==> flow/design.v <==
`timescale 1ns / 1ps
module IR(
	input[15:0] instr, 
	output[7:0] sub_instr,
	output[3:0] DR,
	output[3:0] SA,
	output[3:0] SB
   );
	assign sub_instr = instr[15:8];
	assign DR = instr[11:8];
	assign SA = instr[7:4];
	assign SB = instr[3:0];
endmodule
`timescale 1ns / 1ps
module Mux_8_4(
	input sel,
	input[3:0] D_in0, D_in1,
	output reg[3:0] D_out
	);
	always @ (sel, D_in0, D_in1) begin
		case(sel)
			1'b0:
				D_out <= D_in0;			
			1'b1:
				D_out <= D_in1;			
			default:
				D_out <= D_in0;
		endcase		
	end
endmodule
`timescale 1ns / 1ps
module Mux_32_16(
	input sel,
	input[15:0] D_in0, D_in1,
	output reg[15:0] D_out
	);
	always @ (sel, D_in0, D_in1) begin
		case(sel)
			1'b0:
				D_out <= D_in0;			
			1'b1:
				D_out <= D_in1;			
			default:
				D_out <= D_in0;
		endcase		
	end
endmodule
`timescale 1ns / 1ps
module Mux_48_16(
	input[1:0] sel,
	input[15:0] D_in0, D_in1, D_in2,
	output reg[15:0] D_out
	);
	always @ (sel, D_in0, D_in1, D_in2) begin
		case(sel)
			2'b00:
				D_out <= D_in0;			
			2'b01:
				D_out <= D_in1;			
			2'b10:
				D_out <= D_in2;
			default:
				D_out <= D_in0;
		endcase		
	end
endmodule
`timescale 1ns / 1ps
module ALU(
	input[15:0] A, B,
	input[3:0] sel,
	output reg V, C, N, Z,
	output reg[15:0] res
   );
	always @(*) begin
		C = 0;
		V = 0;
		case(sel)
			4'b0000: begin
				res = A + B;
				if (~(A[15] ^ B[15]) & (res[15] ^ A[15]))
					C = 1;
				else
					C = 0;
			end
			4'b0001: begin
				res = A - B;
				if (~(A[15] ^ B[15]) & (res[15] ^ A[15]))  
					V = 1;  
				else
					V = 0;
			end
			4'b0010:
				res = A & B;
			4'b0011:
				res = A | B;
			4'b0100:
				res = A ^ B;
			4'b0101:
				res = ~A;
			4'b0110:
				res = A << 1;
			4'b0111:
				res = A >> 1;
			default:
				res = A;
		endcase
		if (res == 0)
			Z = 1;
		else
			Z = 0;
		if (res[15] == 1)
			N = 1;
		else
			N = 0;
	end
endmodule
`timescale 1ns / 1ps
module Reg_File( 
    input clk, reset,
    input RW,
    input [3:0] AA, BA, DA,
	 input [15:0] D,
    output [15:0] A,
    output [15:0] B
    );
	integer i;
	reg[15:0] file[15:0];
	always @ (posedge clk) begin
	   if (reset) begin
        for (i = 0; i < 16; i = i + 1)
            file[i] <= 0;
		end
		else begin
			if (RW)
				file[DA] <= D;
			else
				file[DA] <= file[DA];
		end
	end
	assign A = file[AA];
	assign B = file[BA];
endmodule
`timescale 1ns / 1ps
module PC(
	input clk, reset,
	input[1:0] PS,
	input[15:0] bus_A,
	input[5:0] extend,
	output reg[5:0] out
	);
	always @ (posedge clk) begin
		if (reset)
			out = 6'b0;
		else begin
			case(PS)
				2'b00:
					out = out;
				2'b01:
					out = out + 1'b1;
				2'b10:
					out = out + extend;
				2'b11:
					out = bus_A[5:0];
				default:
					out = out;
			endcase
		end
	end
endmodule
`timescale 1ns / 1ps
module Control_Logic(
	input state,
	input[7:0] instr,
	input V, C, N, Z,  
	output reg NS, MW, RW, MD, ROM_enable, ASEL, enable_ram_read,
	output reg[1:0] PS, MB,
	output [3:0] FS
   );
	assign FS = instr[7:4];
	always @ (*) begin
		case (instr[7:4])
			4'b0000: begin
				NS <= 0;
				MW <= 0;
				RW <= 1;
				MD <= 0;
				PS <= 2'b01;
				MB <= 2'b00;
				ROM_enable <= 1;
				ASEL <= 0;
				enable_ram_read <= 0;
			end
			4'b0001: begin
				NS <= 0;
				MW <= 0;
				RW <= 1;
				MD <= 0;
				PS <= 2'b01;
				MB <= 2'b00;
				ROM_enable <= 1;
				ASEL <= 0;
				enable_ram_read <= 0;
			end
			4'b0010: begin
				NS <= 0;
				MW <= 0;
				RW <= 1;
				MD <= 0;
				PS <= 2'b01;
				MB <= 2'b00;
				ROM_enable <= 1;
				ASEL <= 0;
				enable_ram_read <= 0;
			end
			4'b0011: begin
				NS <= 0;
				MW <= 0;
				RW <= 1;
				MD <= 0;
				PS <= 2'b01;
				MB <= 2'b00;
				ROM_enable <= 1;
				ASEL <= 0;
				enable_ram_read <= 0;
			end
			4'b0100: begin
				NS <= 0;
				MW <= 0;
				RW <= 1;
				MD <= 0;
				PS <= 2'b01;
				MB <= 2'b00;
				ROM_enable <= 1;
				ASEL <= 0;
				enable_ram_read <= 0;
			end
			4'b0101: begin
				NS <= 0;
				MW <= 0;
				RW <= 1;
				MD <= 0;
				PS <= 2'b01;
				MB <= 2'b00;
				ROM_enable <= 1;
				ASEL <= 0;
				enable_ram_read <= 0;
			end
			4'b0110: begin
				NS <= 0;
				MW <= 0;
				RW <= 1;
				MD <= 0;
				PS <= 2'b01;
				MB <= 2'b00;
				ROM_enable <= 1;
				ASEL <= 0;
				enable_ram_read <= 0;
			end
			4'b0111: begin
				NS <= 0;
				MW <= 0;
				RW <= 1;
				MD <= 0;
				PS <= 2'b01;
				MB <= 2'b00;
				ROM_enable <= 1;
				ASEL <= 0;
				enable_ram_read <= 0;
			end
			4'b1000: begin
				NS <= 0;
				MW <= 0;
				RW <= 1;
				MD <= 0;
				PS <= 2'b01;
				MB <= 2'b01;
				ROM_enable <= 1;
				ASEL <= 0;
				enable_ram_read <= 0;
			end
			4'b1001: begin
				NS <= 0;
				MW <= 0;
				RW <= 1;
				MD <= 1;
				PS <= 2'b01;
				MB <= 2'b00;
				ROM_enable <= 1;
				ASEL <= 0;
				enable_ram_read <= 0;
			end
			4'b1010: begin
				NS <= 0;
				MW <= 1;
				RW <= 0;
				MD <= 1'b0;
				PS <= 2'b01;
				MB <= 2'b00;
				ROM_enable <= 1;
				ASEL <= 0;
				enable_ram_read <= 0;
			end
			4'b1011: begin
				if (state == 0) begin
					NS <= 1;
					MW <= 0;
					RW <= 0;
					MD <= 1'b0;
					if (Z)
						PS <= 2'b10;
					else
						PS <= 2'b00;
					MB <= 2'b00;
					ROM_enable <= 0;
					ASEL <= 1;
					enable_ram_read <= 0;
				end
				else begin
					NS <= 0;
					MW <= 0;
					RW <= 0;
					MD <= 1'b0;
					PS <= 2'b01;
					MB <= 2'b00;
					ROM_enable <= 1;
					ASEL <= 0;
					enable_ram_read <= 0;
				end
			end
			4'b1100: begin
				if (state == 0) begin
					NS <= 1;
					MW <= 0;
					RW <= 0;
					MD <= 1'b0;
					if (Z)
						PS <= 2'b00;
					else
						PS <= 2'b10;
					MB <= 2'b00;
					ROM_enable <= 0;
					ASEL <= 1;
					enable_ram_read <= 0;
				end
				else begin
					NS <= 0;
					MW <= 0;
					RW <= 0;
					MD <= 1'b0;
					PS <= 2'b01;
					MB <= 2'b00;
					ROM_enable <= 1;
					ASEL <= 0;
					enable_ram_read <= 0;
				end
			end
			4'b1101: begin
				if (state == 0) begin
					NS <= 1;
					MW <= 0;
					RW <= 1;
					MD <= 1'b0;
					PS <= 2'b10;
					MB <= 2'b10;
					ROM_enable <= 0;
					ASEL <= 0;
					enable_ram_read <= 0;
				end
				else begin
					NS <= 0;
					MW <= 0;
					RW <= 0;
					MD <= 1'b0;
					PS <= 2'b01;
					MB <= 2'b00;
					ROM_enable <= 1;
					ASEL <= 0;
					enable_ram_read <= 0;
				end
			end
			4'b1110: begin
				if (state == 0) begin
					NS <= 1;
					MW <= 0;
					RW <= 0;
					MD <= 1'b0;
					PS <= 2'b10;
					MB <= 2'b00;
					ROM_enable <= 0;
					ASEL <= 0;
					enable_ram_read <= 0;
				end
				else begin
					NS <= 0;
					MW <= 0;
					RW <= 0;
					MD <= 1'b0;
					PS <= 2'b01;
					MB <= 2'b00;
					ROM_enable <= 1;
					ASEL <= 0;
					enable_ram_read <= 0;
				end
			end
			4'b1111: begin  
				if (instr[3:0] == 0) begin
					if (state == 0) begin
						NS <= 1;
						MW <= 0;
						RW <= 0;
						MD <= 1'b0;
						PS <= 2'b11;
						MB <= 2'b00;
						ROM_enable <= 0;
						ASEL <= 0;
						enable_ram_read <= 0;
					end
					else begin
						NS <= 0;
						MW <= 0;
						RW <= 0;
						MD <= 1'b0;
						PS <= 2'b01;
						MB <= 2'b00;
						ROM_enable <= 1;
						ASEL <= 0;
						enable_ram_read <= 0;
					end
				end
				else begin
					NS <= 0;
					MW <= 0;
					RW <= 0;
					MD <= 1'b0;
					PS <= 2'b00;
					MB <= 2'b00;
					ROM_enable <= 0;
					ASEL <= 0;
					enable_ram_read <= 1;
				end
			end
			default: begin
				NS <= 0;
				MW <= 0;
				RW <= 0;
				MD <= 0;
				PS <= 2'b00;
				MB <= 2'b00;
				ROM_enable <= 0;
				ASEL <= 0;
				enable_ram_read <= 0;
			end
		endcase
	end
endmodule
`timescale 1ns / 1ps
module Controller(
	input clk, V, C, N , Z, reset,
	input[15:0] bus_A, ROM_data,
	output MD, RW, MW, ROM_enable, ASEL, enable_ram_read,
	output[1:0] MB,
	output[3:0] FS, DR, SA, SB,
	output[5:0] PC,
	output[15:0] imdt
   );
	wire[1:0] PS_wire;
	wire[7:0] sub_instr_wire;
	wire[3:0] SA_wire, SB_wire;
	wire[5:0] SA_SB_wire;
	wire state_reg_wire_in;
	wire state_reg_wire_out;
	assign SA_SB_wire[3:0] = SB_wire;
	assign SA_SB_wire[5:4] = SA_wire[1:0];
	assign imdt[15:8] = 8'b0;
	assign imdt[7:4] = SA_wire;
	assign imdt[3:0] = SB_wire;
	assign SA = SA_wire;
	assign SB = SB_wire;
	PC PC0(.clk (clk), .reset (reset), .PS (PS_wire), .bus_A (bus_A), .extend (SA_SB_wire), .out (PC));
	IR IR0(.instr (ROM_data), .sub_instr (sub_instr_wire), .DR (DR), .SA (SA_wire), .SB (SB_wire));
	Control_Logic Control_Logic0(.state (state_reg_wire_out), .instr (sub_instr_wire), .V (V), .C (C),
	.N (N), .Z (Z), .NS (state_reg_wire_in), .MW (MW), .RW (RW), .MD (MD), .PS (PS_wire), .MB (MB),
	.FS (FS), .ROM_enable (ROM_enable), .ASEL (ASEL), .enable_ram_read (enable_ram_read));
	reg state_reg;
	assign state_reg_wire_out = state_reg;
	always @ (posedge clk) begin
		if (reset)
			state_reg <= 1'b0;
		else
			state_reg <= state_reg_wire_in;
	end
endmodule
`timescale 1ns / 1ps
module Datapath(
	input clk, MD, RW, reset, ASEL,
	input[1:0] MB,
	input[3:0] FS, SA, DR, BA,
	input[5:0] PC,
	input[15:0] imdt, RAM_data_out,
	output V, C, N, Z,
	output[15:0] A_out, B_out
	);
	wire[3:0] AA_wire;
	wire[15:0] bus_A, bus_B, F_out, Mux_D_Mux_B_wire, File_D_in_wire, PC_zeroed;
	assign A_out = bus_A;
	assign B_out = bus_B;
	assign PC_zeroed[15:6] = 10'b0;
	assign PC_zeroed[5:0] = PC;
	ALU ALU0 (.A (bus_A), .B (bus_B), .sel (FS), .V (V), .C (C), .N (N), .Z (Z), .res (F_out));
	Reg_File Reg_File0 (.clk (clk), .reset (reset), .RW (RW), .AA (AA_wire), .BA (BA), .DA (DR), .D (File_D_in_wire), .A (bus_A), .B (bus_B));
	Mux_8_4 Mux_A (.sel (ASEL), .D_in0 (SA), .D_in1 (DR), .D_out (AA_wire));
	Mux_32_16 Mux_D (.sel (MD), .D_in0 (F_out), .D_in1 (RAM_data_out), .D_out (Mux_D_Mux_B_wire));
	Mux_48_16 Mux_B (.sel (MB), .D_in0 (Mux_D_Mux_B_wire), .D_in1 (imdt), .D_in2 (PC_zeroed), .D_out (File_D_in_wire));
endmodule
`timescale 1ns / 1ps
module CPU_16_Bit_RISC(
    input clk, reset,  
	 input[15:0] data_from_rom,  
	 output enable_to_rom, write_enable_to_ram, read_enable_to_ram, enable_ram_read, 
	 output[5:0] address_to_rom, address_to_ram,
	 output[15:0] data_ram_out,
	 input[15:0] data_ram_in,
	 input btn_press	
	 );
	wire V, C, N, Z , MD, RW, MW, ASEL;
	wire[1:0] MB;
	wire[3:0] FS, DR, SA, SB;
	wire[5:0] PC_out;
	wire[15:0] bus_A, ROM_data, imdt;
	Controller Controller0(.clk (clk), .V (V), .C (C), .N (N), .Z (Z), .bus_A (bus_A), 
	.ROM_data (data_from_rom), .MD (MD), .RW (RW), .MW (MW), .MB (MB), .FS (FS), .DR (DR), .SA (SA),
	.SB (SB), .reset (reset), .PC (PC_out), .imdt (imdt), .ROM_enable (enable_to_rom), .ASEL (ASEL), .enable_ram_read(enable_ram_read));
	Datapath Datapath0 (.clk (clk), .reset (reset), .MD (MD), .MB (MB), .RW (RW), .FS (FS), .SA (SA), .DR (DR), .BA (SB), 
	.PC (PC_out), .imdt (imdt), .RAM_data_out (data_ram_in), .V (V), .C (C), .N (N), .Z (Z),
	.A_out (bus_A), .B_out (data_ram_out), .ASEL (ASEL));
	assign write_enable_to_ram = MW;
	assign read_enable_to_ram = ~MW;
	assign address_to_rom = PC_out;
	assign address_to_ram = bus_A[5:0];
endmodule
Wiki page: CPU_16_Bit_RISC / tool data

### From RTL to reports: CPU_16_Bit_RISC

Tool output for the design above before and after an edit, in the order of the flow.
"before" refers to lines of the RTL above, "after" to lines of the edited file.
"difference" is "after" less "before", of the values as shown; "rel. change" is that difference over "before", in percent.
Operators: Yosys type, input widths -> output width; for muxes data width and select width s.
Library cell names are shortened.
A cell with n/a has no value.

| inputs | value |
|---|---|
| top | CPU_16_Bit_RISC |
| clock port | clk |
| cell library | sky130hd |
| timing corner | tt_025C_1v80 |

### The edit

The edit as a unified diff against the file above.
This change comes from a script, not from a designer. The edited design behaves differently; no optimisation was intended.

```diff
@@ -77,5 +77,5 @@
 		case(sel)
 			4'b0000: begin
-				res = A + B;
+				res = A * B;
 				if (~(A[15] ^ B[15]) & (res[15] ^ A[15]))
 					C = 1;
```

### Word level

Yosys after proc, flatten, opt, wreduce and memory -nomap, before mapping. Memory bits, and registers merged into a memory's read port (data or address), are not among the register bits. Print and check cells are not counted. Equal cells are merged and count once.
Memory sizes are those after Yosys's memory passes, which may raise the word count (mostly to a power of two), join words into wider ones and drop unused or constant bits.

Cells by class:

| what | before | after | difference | rel. change (%) |
|---|---|---|---|---|
| bitwise logic cells | 8 | 8 | 0 | 0.00 |
| magnitude comparators | 0 | 0 | 0 | n/a |
| equality and inequality tests | 21 | 21 | 0 | 0.00 |
| add/subtract/negate cells | 4 | 3 | -1 | -25.00 |
| multipliers | 0 | 1 | +1 | n/a |
| div/mod/pow operators | 0 | 0 | 0 | n/a |
| reduce/logical cells | 16 | 16 | 0 | 0.00 |
| shift-type cells | 0 | 0 | 0 | n/a |
| mux-type cells | 38 | 38 | 0 | 0.00 |

Operators with widths:

| cell | before | after | difference | rel. change (%) |
|---|---|---|---|---|
| $add 16x16->16 | 1 | 0 | -1 | -100.00 |
| $mul 16x16->16 | 0 | 1 | +1 | n/a |

Unchanged operator kinds not shown: 38.

Word-level totals:

| what | before | after | difference | rel. change (%) |
|---|---|---|---|---|
| bits in latches | 0 | 0 | 0 | n/a |
| memories kept | 1 | 1 | 0 | 0.00 |
| ROM bits | 0 | 0 | 0 | n/a |
| word-level cells | 90 | 90 | 0 | 0.00 |
| bits of input ports | 35 | 35 | 0 | 0.00 |
| flip-flop bits (word level) | 7 | 7 | 0 | 0.00 |
| output and inout port bits | 32 | 32 | 0 | 0.00 |
| RAM bits | 256 | 256 | 0 | 0.00 |

### Depth

Longest topological path by Yosys (ltp), each cell counted once; first at word level (registers and memories cut), then after technology mapping (sequential cells cut; the memories' decode and read muxes count).

Depth:

| what | before | after | difference | rel. change (%) |
|---|---|---|---|---|
| depth after elaboration | 9 | 9 | 0 | 0.00 |
| ABC_AREA | 0 | 0 | n/a | n/a |
| gate-level depth with buffers | 38 | 48 | +10 | +26.32 |
| gate-level depth less buffers | 34 | 44 | +10 | +29.41 |

### After synthesis

Yosys stat after the flow's synthesis: flattened, memories mapped to cells. It holds for the ABC_AREA given above (unset counts as 0); a run with the other value may have another netlist.

Cell types:

| type | before | after | difference | rel. change (%) |
|---|---|---|---|---|
| inv_1 | 49 | 165 | +116 | +236.73 |
| nand2_1 | 117 | 220 | +103 | +88.03 |
| nor2_1 | 311 | 403 | +92 | +29.58 |
| fa_1 | 2 | 82 | +80 | +4,000.00 |
| ha_1 | 54 | 101 | +47 | +87.04 |
| a211oi_1 | 12 | 58 | +46 | +383.33 |
| and3_1 | 6 | 42 | +36 | +600.00 |
| o31ai_1 | 25 | 0 | -25 | -100.00 |
| a311oi_1 | 1 | 26 | +25 | +2,500.00 |
| a22oi_1 | 29 | 8 | -21 | -72.41 |
| o211ai_1 | 29 | 10 | -19 | -65.52 |
| clkbuf_1 | 80 | 98 | +18 | +22.50 |
| o31a_1 | 16 | 1 | -15 | -93.75 |
| a211o_1 | 22 | 8 | -14 | -63.64 |
| nand3_1 | 21 | 7 | -14 | -66.67 |
| a31oi_1 | 20 | 7 | -13 | -65.00 |
| mux2_2 | 13 | 26 | +13 | +100.00 |
| o22ai_1 | 26 | 15 | -11 | -42.31 |

Unchanged cell types not shown: 11.
The list need not be complete.

Mapped netlist:

| what | before | after | difference | rel. change (%) |
|---|---|---|---|---|
| sequential area (sq um) | 7,827.5 | 7,827.5 | 0.0 | 0.00 |
| mapped area (sq um) | 17,673.2 | 20,911.3 | +3,238.1 | +18.32 |
| mapped flip-flops | 263 | 263 | 0 | 0.00 |
| buffers | 131 | 140 | +9 | +6.87 |
| standard cells after synthesis | 1,642 | 2,085 | +443 | +26.98 |

The figures by module come from a second, unflattened synthesis with its own total; it is not the netlist above.

Unflattened totals:

| what | before | after | difference | rel. change (%) |
|---|---|---|---|---|
| cells (unflattened synthesis) | 1,552 | 1,914 | +362 | +23.32 |
| area (unflattened synthesis) (sq um) | 18,479.0 | 21,529.4 | +3,050.4 | +16.51 |

Each row is one instance without its submodules.

By module, before:

| module | area (sq um) | seq. area (sq um) | instances | cells |
|---|---|---|---|---|
| Reg_File | 13,414.1 | 7,687.4 | 1 | 859 |
| ALU | 3,203.1 | 0.0 | 1 | 464 |
| PC | 589.3 | 120.1 | 1 | 71 |
| Mux_48_16 | 419.2 | 0.0 | 1 | 59 |
| Mux_32_16 | 249.0 | 0.0 | 1 | 18 |
| Control_Logic | 244.0 | 0.0 | 1 | 36 |
| Controller | 157.7 | 20.0 | 1 | 19 |
| IR | 150.1 | 0.0 | 1 | 20 |
| Mux_8_4 | 45.0 | 0.0 | 1 | 4 |
| CPU_16_Bit_RISC | 3.8 | 0.0 | 1 | 1 |
| Datapath | 3.8 | 0.0 | 1 | 1 |

By module, after:

| module | area (sq um) | seq. area (sq um) | instances | cells |
|---|---|---|---|---|
| Reg_File | 13,414.1 | 7,687.4 | 1 | 859 |
| ALU | 6,253.5 | 0.0 | 1 | 826 |
| PC | 589.3 | 120.1 | 1 | 71 |
| Mux_48_16 | 419.2 | 0.0 | 1 | 59 |
| Mux_32_16 | 249.0 | 0.0 | 1 | 18 |
| Control_Logic | 244.0 | 0.0 | 1 | 36 |
| Controller | 157.7 | 20.0 | 1 | 19 |
| IR | 150.1 | 0.0 | 1 | 20 |
| Mux_8_4 | 45.0 | 0.0 | 1 | 4 |
| CPU_16_Bit_RISC | 3.8 | 0.0 | 1 | 1 |
| Datapath | 3.8 | 0.0 | 1 | 1 |

### Timing after synthesis

Path of least setup slack by OpenSTA after synthesis, without wires, with an ideal clock, recovery checks aside; 20% of the period is set as input and as output delay. Where synthesis merged equal registers, the netlist keeps one of their names.

Path after synthesis:

| what | before | after | difference | rel. change (%) |
|---|---|---|---|---|
| path type | input -> register | input -> register | n/a | n/a |
| start | input data_from_rom[0] | input data_from_rom[0] | n/a | n/a |
| end | register Controller0.PC0.out[5] | register Controller0.PC0.out[5] | n/a | n/a |
| setup time (ps) | 117 | 72 | -45 | n/a |
| arrival (ps) | 9,390 | 12,288 | +2,898 | +30.86 |
| input delay (ps) | 2,000 | 2,000 | 0 | 0.00 |
| slack (ps) | 493 | -2,359 | -2,852 | n/a |
| data required time (ps) | 9,883 | 9,928 | +45 | +0.46 |
| time at the first pin (ps) | 2,000 | 2,000 | 0 | 0.00 |
| period (ps) | 10,000 | 10,000 | 0 | 0.00 |
| stages on the path | 33 | 40 | +7 | +21.21 |
| path delay (ps) | 7,507 | 10,360 | +2,853 | +38.00 |
| buffers on the path | 3 | 4 | +1 | +33.33 |
| synthesis period reached (ps) | 9,507 | 12,359 | +2,852 | +30.00 |

"path delay" is the arrival time less input delay plus setup time.
"stages on the path" counts driving pins, that of a launching flip-flop among them; a cell with two outputs on the path counts twice.
"synthesis period reached" = period - worst setup slack (recovery checks aside). The figure is calculated, with input and output delays left at 20% of the set period.
Between the ends stands the longest chain of elaborated cells between them, by number of cells; it is not shown to be the way that was timed. Of several equally long chains one is given.
A line is the first line of the expression or statement that the cell stems from. Yosys adds cells for indexed reads and writes and turns some case tables into memories.
The chain passes a memory read, where the word-level depth is cut; so it can be longer than that depth.
At most two assigning lines are given for a register; there are more.

| on the way, after synthesis, before | value |
|---|---|
| cell sequence | buf_1 -> buf_2 -> clkbuf_1 -> mux4_2 -> mux4_2 -> inv_1 -> nand3_1 -> o21ai_0 -> xnor2_1 -> ha_1 -> a21oi_1 -> o21ai_0 -> or2_2 -> o2111ai_1 -> a21oi_1 -> o21ai_0 -> a32oi_1 -> a2111oi_2 -> nand4b_1 -> or4_1 -> a22o_1 -> and3_1 -> ha_1 -> a21o_1 -> a21oi_1 -> o21bai_1 -> a21oi_1 -> xnor2_1 -> and3_1 -> nand2_1 -> nor4_1 -> nor2_1 -> a32o_1 |
| cells in the longest elaborated chain | 10 |
| elaborated cells between the ends (all ways) | 20 |
| RTL lines with such cells | 15 |
| those cells by class | add/sub (3); eq/ne (3); mux (8); logic (3); reduce/logical (2); memory (1) |

Ends and longest elaborated chain, after synthesis, before:

| what | line | source |
|---|---|---|
| start: declaration | 518 | `input[15:0] data_from_rom,` |
| $mem_v2 16x16 | 127 | `reg[15:0] file[15:0];` |
| $sub 16x16->16 | 86 | `res = A - B;` |
| $pmux 16 s8 | 77 | `case(sel)` |
| $logic_not 16->1 | 107 | `if (res == 0)` |
| $mux 1 | 107 |  |
| $mux 2 | 336 | `if (Z)` |
| $mux 2 | 331 | `if (state == 0) begin` |
| $pmux 2 s5 | 181 | `case (instr[7:4])` |
| $eq 2x2->1 | 155 | `case(PS)` |
| $pmux 6 s3 | 155 |  |
| end: assignment | 157 | `out = out;` |
| end: assignment | 159 | `out = out + 1'b1;` |
| end: declaration | 149 | `output reg[5:0] out` |

Nets of the timed path that keep an RTL name, with a line that drives or declares them; the list need not be complete.

Named nets, after synthesis, before:

| signal | line | source |
|---|---|---|
| data_ram_out[4] | 141 | `assign B = file[BA];` |

| on the way, after synthesis, after | value |
|---|---|
| cell sequence | buf_1 -> buf_1 -> clkbuf_1 -> mux4_2 -> mux2_2 -> o21ai_0 -> clkbuf_1 -> inv_1 -> ha_1 -> fa_1 -> inv_1 -> fa_1 -> inv_1 -> ha_1 -> fa_1 -> fa_1 -> inv_1 -> fa_1 -> [... 4 more ...] -> xnor2_1 -> a221o_1 -> o32a_1 -> a2111o_1 -> nor4_2 -> nand4b_2 -> mux2i_1 -> and2_1 -> ha_1 -> a21o_1 -> a21oi_1 -> o21bai_1 -> a21oi_1 -> xnor2_1 -> xnor2_1 -> nor2_1 -> a211o_1 -> mux2i_1 |
| cells in the longest elaborated chain | 10 |
| elaborated cells between the ends (all ways) | 20 |
| RTL lines with such cells | 15 |
| those cells by class | add/sub (2); mul (1); eq/ne (3); mux (8); logic (3); reduce/logical (2); memory (1) |

Ends and longest elaborated chain, after synthesis, after:

| what | line | source |
|---|---|---|
| start: declaration | 518 | `input[15:0] data_from_rom,` |
| $mem_v2 16x16 | 127 | `reg[15:0] file[15:0];` |
| $mul 16x16->16 | 79 | `res = A * B;` |
| $pmux 16 s8 | 77 | `case(sel)` |
| $logic_not 16->1 | 107 | `if (res == 0)` |
| $mux 1 | 107 |  |
| $mux 2 | 336 | `if (Z)` |
| $mux 2 | 331 | `if (state == 0) begin` |
| $pmux 2 s5 | 181 | `case (instr[7:4])` |
| $eq 2x2->1 | 155 | `case(PS)` |
| $pmux 6 s3 | 155 |  |
| end: assignment | 157 | `out = out;` |
| end: assignment | 159 | `out = out + 1'b1;` |
| end: declaration | 149 | `output reg[5:0] out` |

Named nets, after synthesis, after:

| signal | line | source |
|---|---|---|
| data_ram_out[4] | 141 | `assign B = file[BA];` |

### Timing after layout

Path of least setup slack in the final report of each run of set A (OpenROAD, finished layout, wires in). Where an end is a register, its clock arrival counts in the times.
The path's times are printed in steps of 10 ps; the period is the one set.

Path after layout:

| what | before | after | difference | rel. change (%) |
|---|---|---|---|---|
| path type | input -> register | input -> register | n/a | n/a |
| start | input data_from_rom[12] | input data_from_rom[12] | n/a | n/a |
| end | register Controller0.PC0.out[5] | register Controller0.PC0.out[3] | n/a | n/a |
| arrival (ps) | 9,910 | 11,620 | +1,710 | +17.26 |
| stages on the path | 39 | 43 | +4 | +10.26 |
| period (ps) | 9,850 | 9,850 | 0 | 0.00 |
| input delay (ps) | 1,970 | 1,970 | 0 | 0.00 |
| slack (ps) | 410 | -1,250 | -1,660 | n/a |
| setup time (ps) | 110 | 70 | -40 | n/a |
| buffers on the path | 6 | 9 | +3 | +50.00 |
| data required time (ps) | 10,310 | 10,370 | +60 | +0.58 |
| time at the first pin (ps) | 1,970 | 1,970 | 0 | 0.00 |

Between the ends stands the longest chain of elaborated cells between them, by number of cells; it is not shown to be the way that was timed. Of several equally long chains one is given.
The chain passes a memory read, where the word-level depth is cut; so it can be longer than that depth.
At most two assigning lines are given for a register; there are more.

| on the way, after layout, before | value |
|---|---|
| cell sequence | clkdlybuf4s50_1 -> buf_4 -> nor3b_4 -> buf_4 -> buf_4 -> o211ai_2 -> o21ai_4 -> buf_6 -> buf_12 -> mux2i_1 -> o22ai_1 -> or2_1 -> nor2_1 -> inv_1 -> ha_1 -> a21oi_1 -> o21ai_0 -> or2_2 -> [... 3 more ...] -> o22ai_1 -> o32a_1 -> nor3_2 -> nand4_2 -> or4_4 -> a22o_1 -> and3_1 -> ha_1 -> a21o_1 -> a21oi_2 -> o21bai_1 -> a21oi_1 -> xnor2_1 -> and3_1 -> nand2_1 -> nor4_1 -> nor2_1 -> a32o_1 |
| cells in the longest elaborated chain | 15 |
| elaborated cells between the ends (all ways) | 43 |
| those cells by class | add/sub (2); eq/ne (18); mux (10); logic (5); reduce/logical (7); memory (1) |

Ends and longest elaborated chain, after layout, before:

| what | line | source |
|---|---|---|
| start: declaration | 518 | `input[15:0] data_from_rom,` |
| $eq 4x4->1 | 181 | `case (instr[7:4])` |
| $reduce_or 14->1 | n/a |  |
| $pmux 1 s2 | 181 |  |
| $not 1->1 | 21 | `case(sel)` |
| $pmux 4 s2 | 21 |  |
| $mem_v2 16x16 | 127 | `reg[15:0] file[15:0];` |
| $sub 16x16->16 | 86 | `res = A - B;` |
| $pmux 16 s8 | 77 | `case(sel)` |
| $logic_not 16->1 | 107 | `if (res == 0)` |
| $mux 1 | 107 |  |
| $mux 2 | 336 | `if (Z)` |
| $mux 2 | 331 | `if (state == 0) begin` |
| $pmux 2 s5 | 181 |  |
| $eq 2x2->1 | 155 | `case(PS)` |
| $pmux 6 s3 | 155 |  |
| end: assignment | 157 | `out = out;` |
| end: assignment | 159 | `out = out + 1'b1;` |
| end: declaration | 149 | `output reg[5:0] out` |

| on the way, after layout, after | value |
|---|---|
| cell sequence | buf_12 -> buf_12 -> or2_4 -> or3_4 -> o221ai_4 -> buf_6 -> mux2i_4 -> o22ai_2 -> or3_4 -> or2_4 -> ha_2 -> fa_1 -> inv_1 -> fa_2 -> fa_2 -> inv_1 -> ha_1 -> fa_1 -> [... 7 more ...] -> o32a_1 -> a2111o_1 -> nor4_4 -> nand4b_4 -> mux2i_4 -> and2_4 -> ha_4 -> a21o_1 -> a21oi_2 -> buf_4 -> buf_4 -> buf_4 -> buf_4 -> buf_6 -> xnor2_2 -> nor2_1 -> a211o_1 -> mux2i_1 |
| cells in the longest elaborated chain | 15 |
| elaborated cells between the ends (all ways) | 43 |
| those cells by class | add/sub (1); mul (1); eq/ne (18); mux (10); logic (5); reduce/logical (7); memory (1) |

Ends and longest elaborated chain, after layout, after:

| what | line | source |
|---|---|---|
| start: declaration | 518 | `input[15:0] data_from_rom,` |
| $eq 4x4->1 | 181 | `case (instr[7:4])` |
| $reduce_or 14->1 | n/a |  |
| $pmux 1 s2 | 181 |  |
| $not 1->1 | 21 | `case(sel)` |
| $pmux 4 s2 | 21 |  |
| $mem_v2 16x16 | 127 | `reg[15:0] file[15:0];` |
| $mul 16x16->16 | 79 | `res = A * B;` |
| $pmux 16 s8 | 77 | `case(sel)` |
| $logic_not 16->1 | 107 | `if (res == 0)` |
| $mux 1 | 107 |  |
| $mux 2 | 336 | `if (Z)` |
| $mux 2 | 331 | `if (state == 0) begin` |
| $pmux 2 s5 | 181 |  |
| $eq 2x2->1 | 155 | `case(PS)` |
| $pmux 6 s3 | 155 |  |
| end: assignment | 157 | `out = out;` |
| end: assignment | 159 | `out = out + 1'b1;` |
| end: declaration | 149 | `output reg[5:0] out` |

### Layout results

Both versions went through the flow (Yosys, OpenROAD) with the same settings in each pair. Constraints: input delay and output delay 20% of the set period each, output load 0.01 pF.

| flow settings, set A | value |
|---|---|
| period_ns | 9.85 |
| CAP_MARGIN | 20 |
| CORE_MARGIN | 2 |
| CORE_UTILIZATION | 40 |
| SLEW_MARGIN | 20 |

Final reports, set A:

| what | before | after | difference | rel. change (%) |
|---|---|---|---|---|
| full die area (sq um) | 45,879.5 | 54,123.7 | +8,244.2 | +17.97 |
| utilization after routing | 0.498 | 0.548 | +0.050 | n/a |
| mapped cell area after synthesis (sq um) | 17,673.2 | 20,911.3 | +3,238.1 | +18.32 |
| worst-case hold slack (ps) | 591 | 551 | -40 | n/a |
| period achieved (ps) | 9,443 | 11,101 | +1,658 | +17.56 |
| total power of the final layout (mW) | 3.504 | 6.532 | +3.028 | +86.42 |
| worst setup slack after layout (ps) | 407 | -1,251 | -1,658 | n/a |
| total negative slack (ps) | 0 | -5,833 | -5,833 | n/a |
| standard-cell area after routing (sq um) | 21,864.7 | 28,207.1 | +6,342.4 | +29.01 |

| flow settings, set B | value |
|---|---|
| CELL_PAD_IN_SITES_DETAIL_PLACEMENT | 2 |
| CELL_PAD_IN_SITES_GLOBAL_PLACEMENT | 3 |
| CORE_UTILIZATION | 15 |
| CTS_CLUSTER_DIAMETER | 357 |
| CTS_CLUSTER_SIZE | 88 |
| HOLD_SLACK_MARGIN | 0.19 |
| PLACE_DENSITY | 0.44 |
| SETUP_SLACK_MARGIN | 0.92 |
| SLEW_MARGIN | 40 |
| period_ns | 5.83 |
| CAP_MARGIN | 20 |
| CORE_MARGIN | 2 |

Final reports, set B:

| what | before | after | difference | rel. change (%) |
|---|---|---|---|---|
| full die area (sq um) | 120,583.0 | 142,412.0 | +21,829.0 | +18.10 |
| utilization after routing | 0.237 | 0.23 | -0.007 | n/a |
| mapped cell area after synthesis (sq um) | 17,673.2 | 20,911.3 | +3,238.1 | +18.32 |
| worst-case hold slack (ps) | 627 | 657 | +30 | n/a |
| period achieved (ps) | 7,891 | 10,036 | +2,145 | +27.18 |
| total power of the final layout (mW) | 5.960 | 12.115 | +6.155 | +103.27 |
| worst setup slack after layout (ps) | -2,061 | -4,206 | -2,145 | n/a |
| total negative slack (ps) | -15,604 | -500,194 | -484,590 | n/a |
| standard-cell area after routing (sq um) | 27,670.3 | 31,940.6 | +4,270.3 | +15.43 |

"period achieved" means the clock period less the worst setup slack. The figure is calculated, with input and output delays left at 20% of the set period.
By "total power of the final layout" is meant OpenSTA's value without simulated activity: inputs other than the clock are taken to toggle once in ten clock periods, and the tool carries that through the logic.
